==> flow/design.v <==
module ex2_1 (
	      input 		 clk, rst, validi,
	      input [31:0] 	 data_in,
	      output logic 	 valido, 
	      output logic [31:0] data_out
	      );
   enum 			 {S0, S1, S2} state, next;
   logic [31:0]  		 a1, a2, a3;
   logic [31:0]			 counter;
   always_ff @(posedge clk or posedge rst) begin
      if (rst) begin
	 data_out <= 32'b0;
	 valido <= 1'b0;
	 state = S0;
	 counter = 0;
	 a1 = 0;
	 a2 = 0;
	 a3 = 0;
      end
      else begin
	 case (state)
	   S0: begin
	      if (validi) 
		  	begin
		  		a1 = data_in;
		  		a2 += data_in;
		  		a3 *= data_in;
		  		data_out <= a2;
		 		if(counter > 2 && (counter % 3 == 0)) 
					begin
	 	 				valido <= 1'b1;
		 			end
		 		next = S1;
		 		counter += 1;
		  	end
		  else 
		  	begin
		 		next = S0;
		 		counter = 0;
				valido <= 1'b0;
	      	end
	   end
	   S1: begin
	      if (validi) 
		  	begin
		 		a1 *= data_in;
		 		a2 = data_in;
		 		a3 += data_in;
		 		data_out <= a3;
		 		if(counter > 2 && (counter % 3 == 1)) 
					begin
	 	 				valido <= 1'b1;
		 			end
		 		next = S2;
		 		counter += 1;
			end	      
		  else 
		  	begin
				next = S0;
				counter = 0;
				valido <= 1'b0;
		  	end
	   end
	   S2: begin
	      if (validi) 
		  	begin
		 		a1 += data_in;
		 		a2 *= data_in;
		 		a3 = data_in;
		 		data_out <= a1;
		 		if(counter % 3 == 2) 
					begin
		 				valido <= 1'b1;
		  			end
	      		next = S0;
		  		counter += 1;
			end
		  else 
		  	begin
				next = S0;
		 		counter = 0;
				valido <= 1'b0;
			end
	   end
	 endcase
	 state = next;
      end
   end
endmodule
Subject: tool reports on ex2_1

Hi,

Tool chain data of ex2_1
Each step is given for the RTL above and for the edited RTL.
Lines under "before" count in the file above, lines under "after" in the edited file.
"change" is "after" less "before", of the values as shown; "rel_change_pct" is that difference over "before", in percent.
{"block": "design", "top": "ex2_1", "clock_port": "clk", "cell_library": "sky130hd", "corner": "tt_025C_1v80"}

Diff
The edit as a unified diff against the file above.
The edit is scripted: it alters the design's behaviour and was not made to optimise anything.
begin of diff
@@ -48,5 +48,4 @@
 		 		a3 += data_in;
 		 		data_out <= a3;
-		 		if(counter > 2 && (counter % 3 == 1)) 
 					begin
 	 	 				valido <= 1'b1;
end of diff

Word-level counts
Source: Yosys, flattened and elaborated, memories not mapped. Widths are those after wreduce. Registers that Yosys merges into a memory's read port (data or address) are not register bits. Print and check cells do not count.
{"block": "bits", "item": "regBits", "before": 225, "after": 225, "change": 0, "rel_change_pct": 0.00}
{"block": "bits", "item": "out_inout_bits", "before": 33, "after": 33, "change": 0, "rel_change_pct": 0.00}
{"block": "bits", "item": "elab_cells", "before": 58, "after": 54, "change": -4, "rel_change_pct": -6.90}
{"block": "bits", "item": "inputBits", "before": 35, "after": 35, "change": 0, "rel_change_pct": 0.00}
{"block": "classes", "item": "eq_ne", "before": 10, "after": 8, "change": -2, "rel_change_pct": -20.00}
{"block": "classes", "item": "n_cmp", "before": 1, "after": 1, "change": 0, "rel_change_pct": 0.00}
{"block": "classes", "item": "multipliers", "before": 3, "after": 3, "change": 0, "rel_change_pct": 0.00}
{"block": "classes", "item": "n_addsub", "before": 4, "after": 4, "change": 0, "rel_change_pct": 0.00}
{"block": "classes", "item": "mux", "before": 23, "after": 22, "change": -1, "rel_change_pct": -4.35}
{"block": "classes", "item": "reduce_logical", "before": 8, "after": 7, "change": -1, "rel_change_pct": -12.50}
{"block": "classes", "item": "n_div", "before": 1, "after": 1, "change": 0, "rel_change_pct": 0.00}
{"block": "op_table", "operator": "1-bit 2-to-1 mux", "before": 7, "after": 6, "change": -1, "rel_change_pct": -14.29}
{"block": "op_table", "operator": "3-bit inequality test with constant B", "before": 3, "after": 2, "change": -1, "rel_change_pct": -33.33}
{"block": "op_table", "operator": "32-bit by 1-bit == test with 1-bit output with constant B", "before": 2, "after": 1, "change": -1, "rel_change_pct": -50.00}
{"block": "op_table", "operator": "1-bit logical AND", "before": 2, "after": 1, "change": -1, "rel_change_pct": -50.00}
{"block": "op_table", "operator": "4-bit AND reduction", "before": 2, "after": 1, "change": -1, "rel_change_pct": -50.00}
{"block": "op_table", "operator": "3-bit AND reduction", "before": 0, "after": 1, "change": 1}
Operator kinds equal on both sides are left out: 14.

Depth
Yosys ltp: most cells in a row. Word level: on the elaborated netlist, between registers, memories and ports. Mapped: between sequential cells and ports; inverters and the memories' decode and read muxes count.
{"block": "logic_depth", "item": "depth_word", "before": 6, "after": 6, "change": 0, "rel_change_pct": 0.00}
{"block": "logic_depth", "item": "ABC_AREA", "before": "0", "after": "0"}
{"block": "logic_depth", "item": "ltp_mapped", "before": 41, "after": 39, "change": -2, "rel_change_pct": -4.88}
{"block": "logic_depth", "item": "depth_no_buf", "before": 39, "after": 37, "change": -2, "rel_change_pct": -5.13}

Netlist
Source: synth_stat.txt of the flow (Yosys; design flattened, memories mapped). It holds for the ABC_AREA given above (unset counts as 0); a run with the other value may have another netlist.
{"block": "types", "cell": "sky130_fd_sc_hd__nand2_1", "before": 1451, "after": 1431, "change": -20, "rel_change_pct": -1.38}
{"block": "types", "cell": "sky130_fd_sc_hd__and2_1", "before": 396, "after": 412, "change": 16, "rel_change_pct": 4.04}
{"block": "types", "cell": "sky130_fd_sc_hd__nor2_1", "before": 175, "after": 160, "change": -15, "rel_change_pct": -8.57}
{"block": "types", "cell": "sky130_fd_sc_hd__nand3_1", "before": 60, "after": 75, "change": 15, "rel_change_pct": 25.00}
{"block": "types", "cell": "sky130_fd_sc_hd__xor2_1", "before": 65, "after": 79, "change": 14, "rel_change_pct": 21.54}
{"block": "types", "cell": "sky130_fd_sc_hd__nor3_1", "before": 39, "after": 49, "change": 10, "rel_change_pct": 25.64}
{"block": "types", "cell": "sky130_fd_sc_hd__xnor2_1", "before": 285, "after": 276, "change": -9, "rel_change_pct": -3.16}
{"block": "types", "cell": "sky130_fd_sc_hd__a221oi_1", "before": 24, "after": 33, "change": 9, "rel_change_pct": 37.50}
{"block": "types", "cell": "sky130_fd_sc_hd__a21oi_1", "before": 214, "after": 206, "change": -8, "rel_change_pct": -3.74}
{"block": "types", "cell": "sky130_fd_sc_hd__a211oi_1", "before": 13, "after": 21, "change": 8, "rel_change_pct": 61.54}
{"block": "types", "cell": "sky130_fd_sc_hd__inv_1", "before": 1567, "after": 1560, "change": -7, "rel_change_pct": -0.45}
{"block": "types", "cell": "sky130_fd_sc_hd__o21ai_0", "before": 229, "after": 222, "change": -7, "rel_change_pct": -3.06}
{"block": "types", "cell": "sky130_fd_sc_hd__o22ai_1", "before": 4, "after": 11, "change": 7, "rel_change_pct": 175.00}
{"block": "types", "cell": "sky130_fd_sc_hd__a21boi_0", "before": 25, "after": 19, "change": -6, "rel_change_pct": -24.00}
{"block": "types", "cell": "sky130_fd_sc_hd__buf_1", "before": 23, "after": 17, "change": -6, "rel_change_pct": -26.09}
{"block": "types", "cell": "sky130_fd_sc_hd__or2_2", "before": 10, "after": 16, "change": 6, "rel_change_pct": 60.00}
{"block": "types", "cell": "sky130_fd_sc_hd__o41ai_1", "before": 2, "after": 8, "change": 6, "rel_change_pct": 300.00}
{"block": "types", "cell": "sky130_fd_sc_hd__nand3b_1", "before": 9, "after": 14, "change": 5, "rel_change_pct": 55.56}
Cell types equal on both sides are left out: 15.
Not every row of either side is listed.
{"block": "synth_totals", "item": "sequential_area_um2", "before": 4119.0, "after": 4119.0, "change": 0.0, "rel_change_pct": 0.00}
{"block": "synth_totals", "item": "n_buf", "before": 436, "after": 427, "change": -9, "rel_change_pct": -2.06}
{"block": "synth_totals", "item": "area_um2", "before": 60366.6, "after": 60470.5, "change": 103.9, "rel_change_pct": 0.17}
{"block": "synth_totals", "item": "ff_cells", "before": 165, "after": 165, "change": 0, "rel_change_pct": 0.00}
{"block": "synth_totals", "item": "cell_count", "before": 7265, "after": 7266, "change": 1, "rel_change_pct": 0.01}

Timing after synthesis
Path of least setup slack by OpenSTA after synthesis, without wires, with an ideal clock, recovery checks aside; 20% of the period is set as input and as output delay. Where synthesis merged equal registers, the netlist keeps one of their names.
{"block": "synth_timing", "item": "path_kind", "before": "input -> register", "after": "input -> register"}
{"block": "synth_timing", "item": "from", "before": "input port data_in[2]", "after": "input port data_in[2]"}
{"block": "synth_timing", "item": "to", "before": "register a2[31]", "after": "register a2[31]"}
{"block": "synth_timing", "item": "driving_pins", "before": 41, "after": 39, "change": -2, "rel_change_pct": -4.88}
{"block": "synth_timing", "item": "n_path_buf", "before": 3, "after": 3, "change": 0, "rel_change_pct": 0.00}
{"block": "synth_timing", "item": "launch_ns", "before": 2.000, "after": 2.000, "change": 0.000, "rel_change_pct": 0.00}
{"block": "synth_timing", "item": "setup_time_ns", "before": 0.125, "after": 0.142, "change": 0.017}
{"block": "synth_timing", "item": "period_ns", "before": 10.0, "after": 10.0, "change": 0.0, "rel_change_pct": 0.00}
{"block": "synth_timing", "item": "arrival_ns", "before": 10.551, "after": 10.261, "change": -0.290, "rel_change_pct": -2.75}
{"block": "synth_timing", "item": "slack_ns", "before": -0.676, "after": -0.403, "change": 0.273}
{"block": "synth_timing", "item": "t_required_ns", "before": 9.875, "after": 9.858, "change": -0.017, "rel_change_pct": -0.17}
{"block": "synth_timing", "item": "input_delay_ns", "before": 2.000, "after": 2.000, "change": 0.000, "rel_change_pct": 0.00}
{"block": "synth_timing", "item": "delay_ns", "before": 8.676, "after": 8.403, "change": -0.273, "rel_change_pct": -3.15}
{"block": "synth_timing", "item": "synth_period_reached_ns", "before": 10.676, "after": 10.403, "change": -0.273, "rel_change_pct": -2.56}
"delay_ns" is the arrival time less input delay plus setup time.
"driving_pins": output pins that drive a net of the path, with the launching flip-flop's if there is one; two outputs of one cell count as two.
"synth_period_reached_ns" = period - worst setup slack (recovery checks aside). The figure is calculated, with input and output delays left at 20% of the set period.
Between the ends stands the longest chain of elaborated cells between them, by number of cells; it is not shown to be the way that was timed. Of several equally long chains one is given.
Each line given opens the expression or statement behind the cell; cells for indexed reads and writes are added by Yosys, which also makes memories of some case tables.
{"block": "synth_via_before", "cell_sequence": "sky130_fd_sc_hd__clkbuf_1 sky130_fd_sc_hd__clkbuf_1 sky130_fd_sc_hd__clkbuf_1 sky130_fd_sc_hd__nand2_1 sky130_fd_sc_hd__fa_1 sky130_fd_sc_hd__inv_1 sky130_fd_sc_hd__fa_1 sky130_fd_sc_hd__fa_1 sky130_fd_sc_hd__fa_1 sky130_fd_sc_hd__ha_1 sky130_fd_sc_hd__ha_1 sky130_fd_sc_hd__inv_1 sky130_fd_sc_hd__fa_1 sky130_fd_sc_hd__fa_1 sky130_fd_sc_hd__inv_1 sky130_fd_sc_hd__ha_1 sky130_fd_sc_hd__inv_1 sky130_fd_sc_hd__a21oi_1 [... 5 more ...] sky130_fd_sc_hd__a21boi_0 sky130_fd_sc_hd__o21ai_0 sky130_fd_sc_hd__a21boi_0 sky130_fd_sc_hd__o21ai_0 sky130_fd_sc_hd__a21boi_0 sky130_fd_sc_hd__o21ai_0 sky130_fd_sc_hd__a21boi_0 sky130_fd_sc_hd__o21ai_0 sky130_fd_sc_hd__a21boi_0 sky130_fd_sc_hd__o21ai_0 sky130_fd_sc_hd__a21boi_0 sky130_fd_sc_hd__o21ai_0 sky130_fd_sc_hd__a21oi_1 sky130_fd_sc_hd__o211a_1 sky130_fd_sc_hd__or3_1 sky130_fd_sc_hd__a32o_1 sky130_fd_sc_hd__nand2_1 sky130_fd_sc_hd__a21oi_1", "elab_chain_len": 3, "cone_cells": 5, "lines_between": 5, "classes_between": "add/sub (1); mul (1); mux (3)"}
{"block": "synth_rtl_before", "item": "start, declared", "line": 3, "source": "input [31:0] data_in,"}
{"block": "synth_rtl_before", "item": "32-bit by 32-bit multiplier with 32-bit output", "line": 68, "source": "a2 *= data_in;"}
{"block": "synth_rtl_before", "item": "32-bit 2-to-1 mux", "line": 65, "source": "if (validi)"}
{"block": "synth_rtl_before", "item": "32-bit case mux with 3-bit select", "line": 21, "source": "case (state)"}
{"block": "synth_rtl_before", "item": "end, assigned", "line": 17, "source": "a2 = 0;"}
{"block": "synth_rtl_before", "item": "end, assigned", "line": 47, "source": "a2 = data_in;"}
{"block": "synth_rtl_before", "item": "end, declared", "line": 8, "source": "logic [31:0] a1, a2, a3;"}
{"block": "synth_via_after", "cell_sequence": "sky130_fd_sc_hd__clkbuf_1 sky130_fd_sc_hd__clkbuf_1 sky130_fd_sc_hd__clkbuf_1 sky130_fd_sc_hd__nand2_1 sky130_fd_sc_hd__fa_1 sky130_fd_sc_hd__inv_1 sky130_fd_sc_hd__fa_1 sky130_fd_sc_hd__fa_1 sky130_fd_sc_hd__fa_1 sky130_fd_sc_hd__ha_1 sky130_fd_sc_hd__ha_1 sky130_fd_sc_hd__inv_1 sky130_fd_sc_hd__fa_1 sky130_fd_sc_hd__fa_1 sky130_fd_sc_hd__inv_1 sky130_fd_sc_hd__ha_1 sky130_fd_sc_hd__inv_1 sky130_fd_sc_hd__a21oi_1 [... 3 more ...] sky130_fd_sc_hd__a21boi_0 sky130_fd_sc_hd__o21ai_0 sky130_fd_sc_hd__a21boi_0 sky130_fd_sc_hd__o21ai_0 sky130_fd_sc_hd__a21boi_0 sky130_fd_sc_hd__o21ai_0 sky130_fd_sc_hd__a21boi_0 sky130_fd_sc_hd__o21ai_0 sky130_fd_sc_hd__a21boi_0 sky130_fd_sc_hd__o21ai_0 sky130_fd_sc_hd__a21boi_0 sky130_fd_sc_hd__o21ai_0 sky130_fd_sc_hd__a21oi_1 sky130_fd_sc_hd__a41o_1 sky130_fd_sc_hd__o41ai_1 sky130_fd_sc_hd__xnor2_1 sky130_fd_sc_hd__a221oi_1 sky130_fd_sc_hd__a211oi_1", "elab_chain_len": 3, "cone_cells": 5, "lines_between": 5, "classes_between": "add/sub (1); mul (1); mux (3)"}
{"block": "synth_rtl_after", "item": "start, declared", "line": 3, "source": "input [31:0] data_in,"}
{"block": "synth_rtl_after", "item": "32-bit by 32-bit multiplier with 32-bit output", "line": 67, "source": "a2 *= data_in;"}
{"block": "synth_rtl_after", "item": "32-bit 2-to-1 mux", "line": 64, "source": "if (validi)"}
{"block": "synth_rtl_after", "item": "32-bit case mux with 3-bit select", "line": 21, "source": "case (state)"}
{"block": "synth_rtl_after", "item": "end, assigned", "line": 17, "source": "a2 = 0;"}
{"block": "synth_rtl_after", "item": "end, assigned", "line": 47, "source": "a2 = data_in;"}
{"block": "synth_rtl_after", "item": "end, declared", "line": 8, "source": "logic [31:0] a1, a2, a3;"}

Path in the finished layout
From the final timing report of the runs of pair A: the path of least setup slack in the routed layout; clock arrival at registers is part of the times.
{"block": "layout_timing", "item": "path_kind", "before": "input -> register", "after": "input -> register"}
{"block": "layout_timing", "item": "from", "before": "input port data_in[3]", "after": "input port data_in[3]"}
{"block": "layout_timing", "item": "to", "before": "register a1[31]", "after": "register a2[31]"}
{"block": "layout_timing", "item": "t_required_ns", "before": 10.17, "after": 10.21, "change": 0.04, "rel_change_pct": 0.39}
{"block": "layout_timing", "item": "launch_ns", "before": 1.96, "after": 1.96, "change": 0.00, "rel_change_pct": 0.00}
{"block": "layout_timing", "item": "driving_pins", "before": 37, "after": 37, "change": 0, "rel_change_pct": 0.00}
{"block": "layout_timing", "item": "setup_time_ns", "before": 0.14, "after": 0.13, "change": -0.01}
{"block": "layout_timing", "item": "arrival_ns", "before": 9.96, "after": 9.91, "change": -0.05, "rel_change_pct": -0.50}
{"block": "layout_timing", "item": "period_ns", "before": 9.8, "after": 9.8, "change": 0.0, "rel_change_pct": 0.00}
{"block": "layout_timing", "item": "slack_ns", "before": 0.21, "after": 0.29, "change": 0.08}
{"block": "layout_timing", "item": "input_delay_ns", "before": 1.96, "after": 1.96, "change": 0.00, "rel_change_pct": 0.00}
{"block": "layout_timing", "item": "n_path_buf", "before": 4, "after": 4, "change": 0, "rel_change_pct": 0.00}
Between the ends stands the longest chain of elaborated cells between them, by number of cells; it is not shown to be the way that was timed. Of several equally long chains one is given.
{"block": "layout_via_before", "cell_sequence": "sky130_fd_sc_hd__buf_6 sky130_fd_sc_hd__buf_8 sky130_fd_sc_hd__buf_12 sky130_fd_sc_hd__buf_12 sky130_fd_sc_hd__nand2_1 sky130_fd_sc_hd__fa_1 sky130_fd_sc_hd__inv_1 sky130_fd_sc_hd__fa_1 sky130_fd_sc_hd__fa_1 sky130_fd_sc_hd__fa_1 sky130_fd_sc_hd__ha_1 sky130_fd_sc_hd__ha_1 sky130_fd_sc_hd__inv_1 sky130_fd_sc_hd__fa_1 sky130_fd_sc_hd__inv_1 sky130_fd_sc_hd__fa_1 sky130_fd_sc_hd__ha_1 sky130_fd_sc_hd__a21boi_2 sky130_fd_sc_hd__o21ai_2 sky130_fd_sc_hd__a21boi_2 sky130_fd_sc_hd__o21ai_2 sky130_fd_sc_hd__a21boi_2 sky130_fd_sc_hd__o21ai_1 sky130_fd_sc_hd__a21boi_1 sky130_fd_sc_hd__o21ai_1 sky130_fd_sc_hd__a21boi_1 sky130_fd_sc_hd__o21ai_1 sky130_fd_sc_hd__a21boi_2 sky130_fd_sc_hd__o21ai_2 sky130_fd_sc_hd__a21boi_2 sky130_fd_sc_hd__o21a_1 sky130_fd_sc_hd__nor2_2 sky130_fd_sc_hd__o21ai_1 sky130_fd_sc_hd__o41a_1 sky130_fd_sc_hd__xnor2_1 sky130_fd_sc_hd__a211oi_1 sky130_fd_sc_hd__o31ai_1", "elab_chain_len": 3, "cone_cells": 5, "lines_between": 5, "classes_between": "add/sub (1); mul (1); mux (3)"}
{"block": "layout_rtl_before", "item": "start, declared", "line": 3, "source": "input [31:0] data_in,"}
{"block": "layout_rtl_before", "item": "32-bit by 32-bit multiplier with 32-bit output", "line": 46, "source": "a1 *= data_in;"}
{"block": "layout_rtl_before", "item": "32-bit 2-to-1 mux", "line": 44, "source": "if (validi)"}
{"block": "layout_rtl_before", "item": "32-bit case mux with 3-bit select", "line": 21, "source": "case (state)"}
{"block": "layout_rtl_before", "item": "end, assigned", "line": 16, "source": "a1 = 0;"}
{"block": "layout_rtl_before", "item": "end, assigned", "line": 25, "source": "a1 = data_in;"}
{"block": "layout_rtl_before", "item": "end, declared", "line": 8, "source": "logic [31:0] a1, a2, a3;"}
{"block": "layout_via_after", "cell_sequence": "sky130_fd_sc_hd__buf_4 sky130_fd_sc_hd__buf_4 sky130_fd_sc_hd__buf_12 sky130_fd_sc_hd__nand2_1 sky130_fd_sc_hd__fa_1 sky130_fd_sc_hd__inv_1 sky130_fd_sc_hd__fa_1 sky130_fd_sc_hd__fa_1 sky130_fd_sc_hd__fa_1 sky130_fd_sc_hd__ha_1 sky130_fd_sc_hd__ha_1 sky130_fd_sc_hd__inv_1 sky130_fd_sc_hd__fa_1 sky130_fd_sc_hd__inv_1 sky130_fd_sc_hd__fa_1 sky130_fd_sc_hd__ha_1 sky130_fd_sc_hd__a21boi_2 sky130_fd_sc_hd__o21ai_1 sky130_fd_sc_hd__a21boi_2 sky130_fd_sc_hd__o21ai_1 sky130_fd_sc_hd__a21boi_2 sky130_fd_sc_hd__o21ai_1 sky130_fd_sc_hd__a21boi_1 sky130_fd_sc_hd__o21ai_2 sky130_fd_sc_hd__a21boi_2 sky130_fd_sc_hd__o21ai_1 sky130_fd_sc_hd__a21boi_1 sky130_fd_sc_hd__o21ai_1 sky130_fd_sc_hd__a21boi_2 sky130_fd_sc_hd__o21ai_2 sky130_fd_sc_hd__a21oi_1 sky130_fd_sc_hd__a41o_1 sky130_fd_sc_hd__buf_4 sky130_fd_sc_hd__o41ai_4 sky130_fd_sc_hd__xnor2_1 sky130_fd_sc_hd__a221oi_1 sky130_fd_sc_hd__a211oi_1", "elab_chain_len": 3, "cone_cells": 5, "lines_between": 5, "classes_between": "add/sub (1); mul (1); mux (3)"}
{"block": "layout_rtl_after", "item": "start, declared", "line": 3, "source": "input [31:0] data_in,"}
{"block": "layout_rtl_after", "item": "32-bit by 32-bit multiplier with 32-bit output", "line": 67, "source": "a2 *= data_in;"}
{"block": "layout_rtl_after", "item": "32-bit 2-to-1 mux", "line": 64, "source": "if (validi)"}
{"block": "layout_rtl_after", "item": "32-bit case mux with 3-bit select", "line": 21, "source": "case (state)"}
{"block": "layout_rtl_after", "item": "end, assigned", "line": 17, "source": "a2 = 0;"}
{"block": "layout_rtl_after", "item": "end, assigned", "line": 47, "source": "a2 = data_in;"}
{"block": "layout_rtl_after", "item": "end, declared", "line": 8, "source": "logic [31:0] a1, a2, a3;"}

Flow runs
Runs of the flow (Yosys, OpenROAD) on both versions; the two runs of a pair have the same settings. The constraints put input and output delay at 20% of the set period each and load the outputs with 0.01 pF.
{"block": "flow_settings_pair_A", "period_ns": 9.8, "CAP_MARGIN": 20, "CORE_MARGIN": 2, "CORE_UTILIZATION": 40, "SLEW_MARGIN": 20}
{"block": "measured_pair_A", "item": "layout_utilization_frac", "before": 0.441, "after": 0.437, "change": -0.004}
{"block": "measured_pair_A", "item": "fin_hold_ws_ns", "before": 0.479, "after": 0.467, "change": -0.012}
{"block": "measured_pair_A", "item": "timing.setup.ws_ns", "before": 0.206, "after": 0.292, "change": 0.086}
{"block": "measured_pair_A", "item": "yosys_chip_area_um2", "before": 60366.6, "after": 60470.5, "change": 103.9, "rel_change_pct": 0.17}
{"block": "measured_pair_A", "item": "total_die_area_um2", "before": 154041.0, "after": 154304.0, "change": 263.0, "rel_change_pct": 0.17}
{"block": "measured_pair_A", "item": "period_reached_ns", "before": 9.594, "after": 9.508, "change": -0.086, "rel_change_pct": -0.90}
{"block": "measured_pair_A", "item": "tns_setup_ns", "before": 0.000, "after": 0.000, "change": 0.000}
{"block": "flow_settings_pair_B", "CELL_PAD_IN_SITES_DETAIL_PLACEMENT": 0, "CORE_ASPECT_RATIO": 0.63, "CORE_UTILIZATION": 17, "GPL_ROUTABILITY_DRIVEN": 0, "GPL_TIMING_DRIVEN": 0, "PLACE_DENSITY_LB_ADDON": 0.12, "SETUP_SLACK_MARGIN": 0.16, "TNS_END_PERCENT": 70, "period_ns": 9.13, "CAP_MARGIN": 20, "CORE_MARGIN": 2, "SLEW_MARGIN": 20}
{"block": "measured_pair_B", "item": "layout_utilization_frac", "before": 0.212, "after": 0.21, "change": -0.002}
{"block": "measured_pair_B", "item": "fin_hold_ws_ns", "before": 0.482, "after": 0.494, "change": 0.012}
{"block": "measured_pair_B", "item": "timing.setup.ws_ns", "before": -1.073, "after": -1.013, "change": 0.060}
{"block": "measured_pair_B", "item": "yosys_chip_area_um2", "before": 60366.6, "after": 60470.5, "change": 103.9, "rel_change_pct": 0.17}
{"block": "measured_pair_B", "item": "total_die_area_um2", "before": 360008.0, "after": 360625.0, "change": 617.0, "rel_change_pct": 0.17}
{"block": "measured_pair_B", "item": "period_reached_ns", "before": 10.203, "after": 10.143, "change": -0.060, "rel_change_pct": -0.59}
{"block": "measured_pair_B", "item": "tns_setup_ns", "before": -11.991, "after": -14.777, "change": -2.786}
"period_reached_ns" = clock period - worst setup slack. The figure is calculated, with input and output delays left at 20% of the set period.

Regards
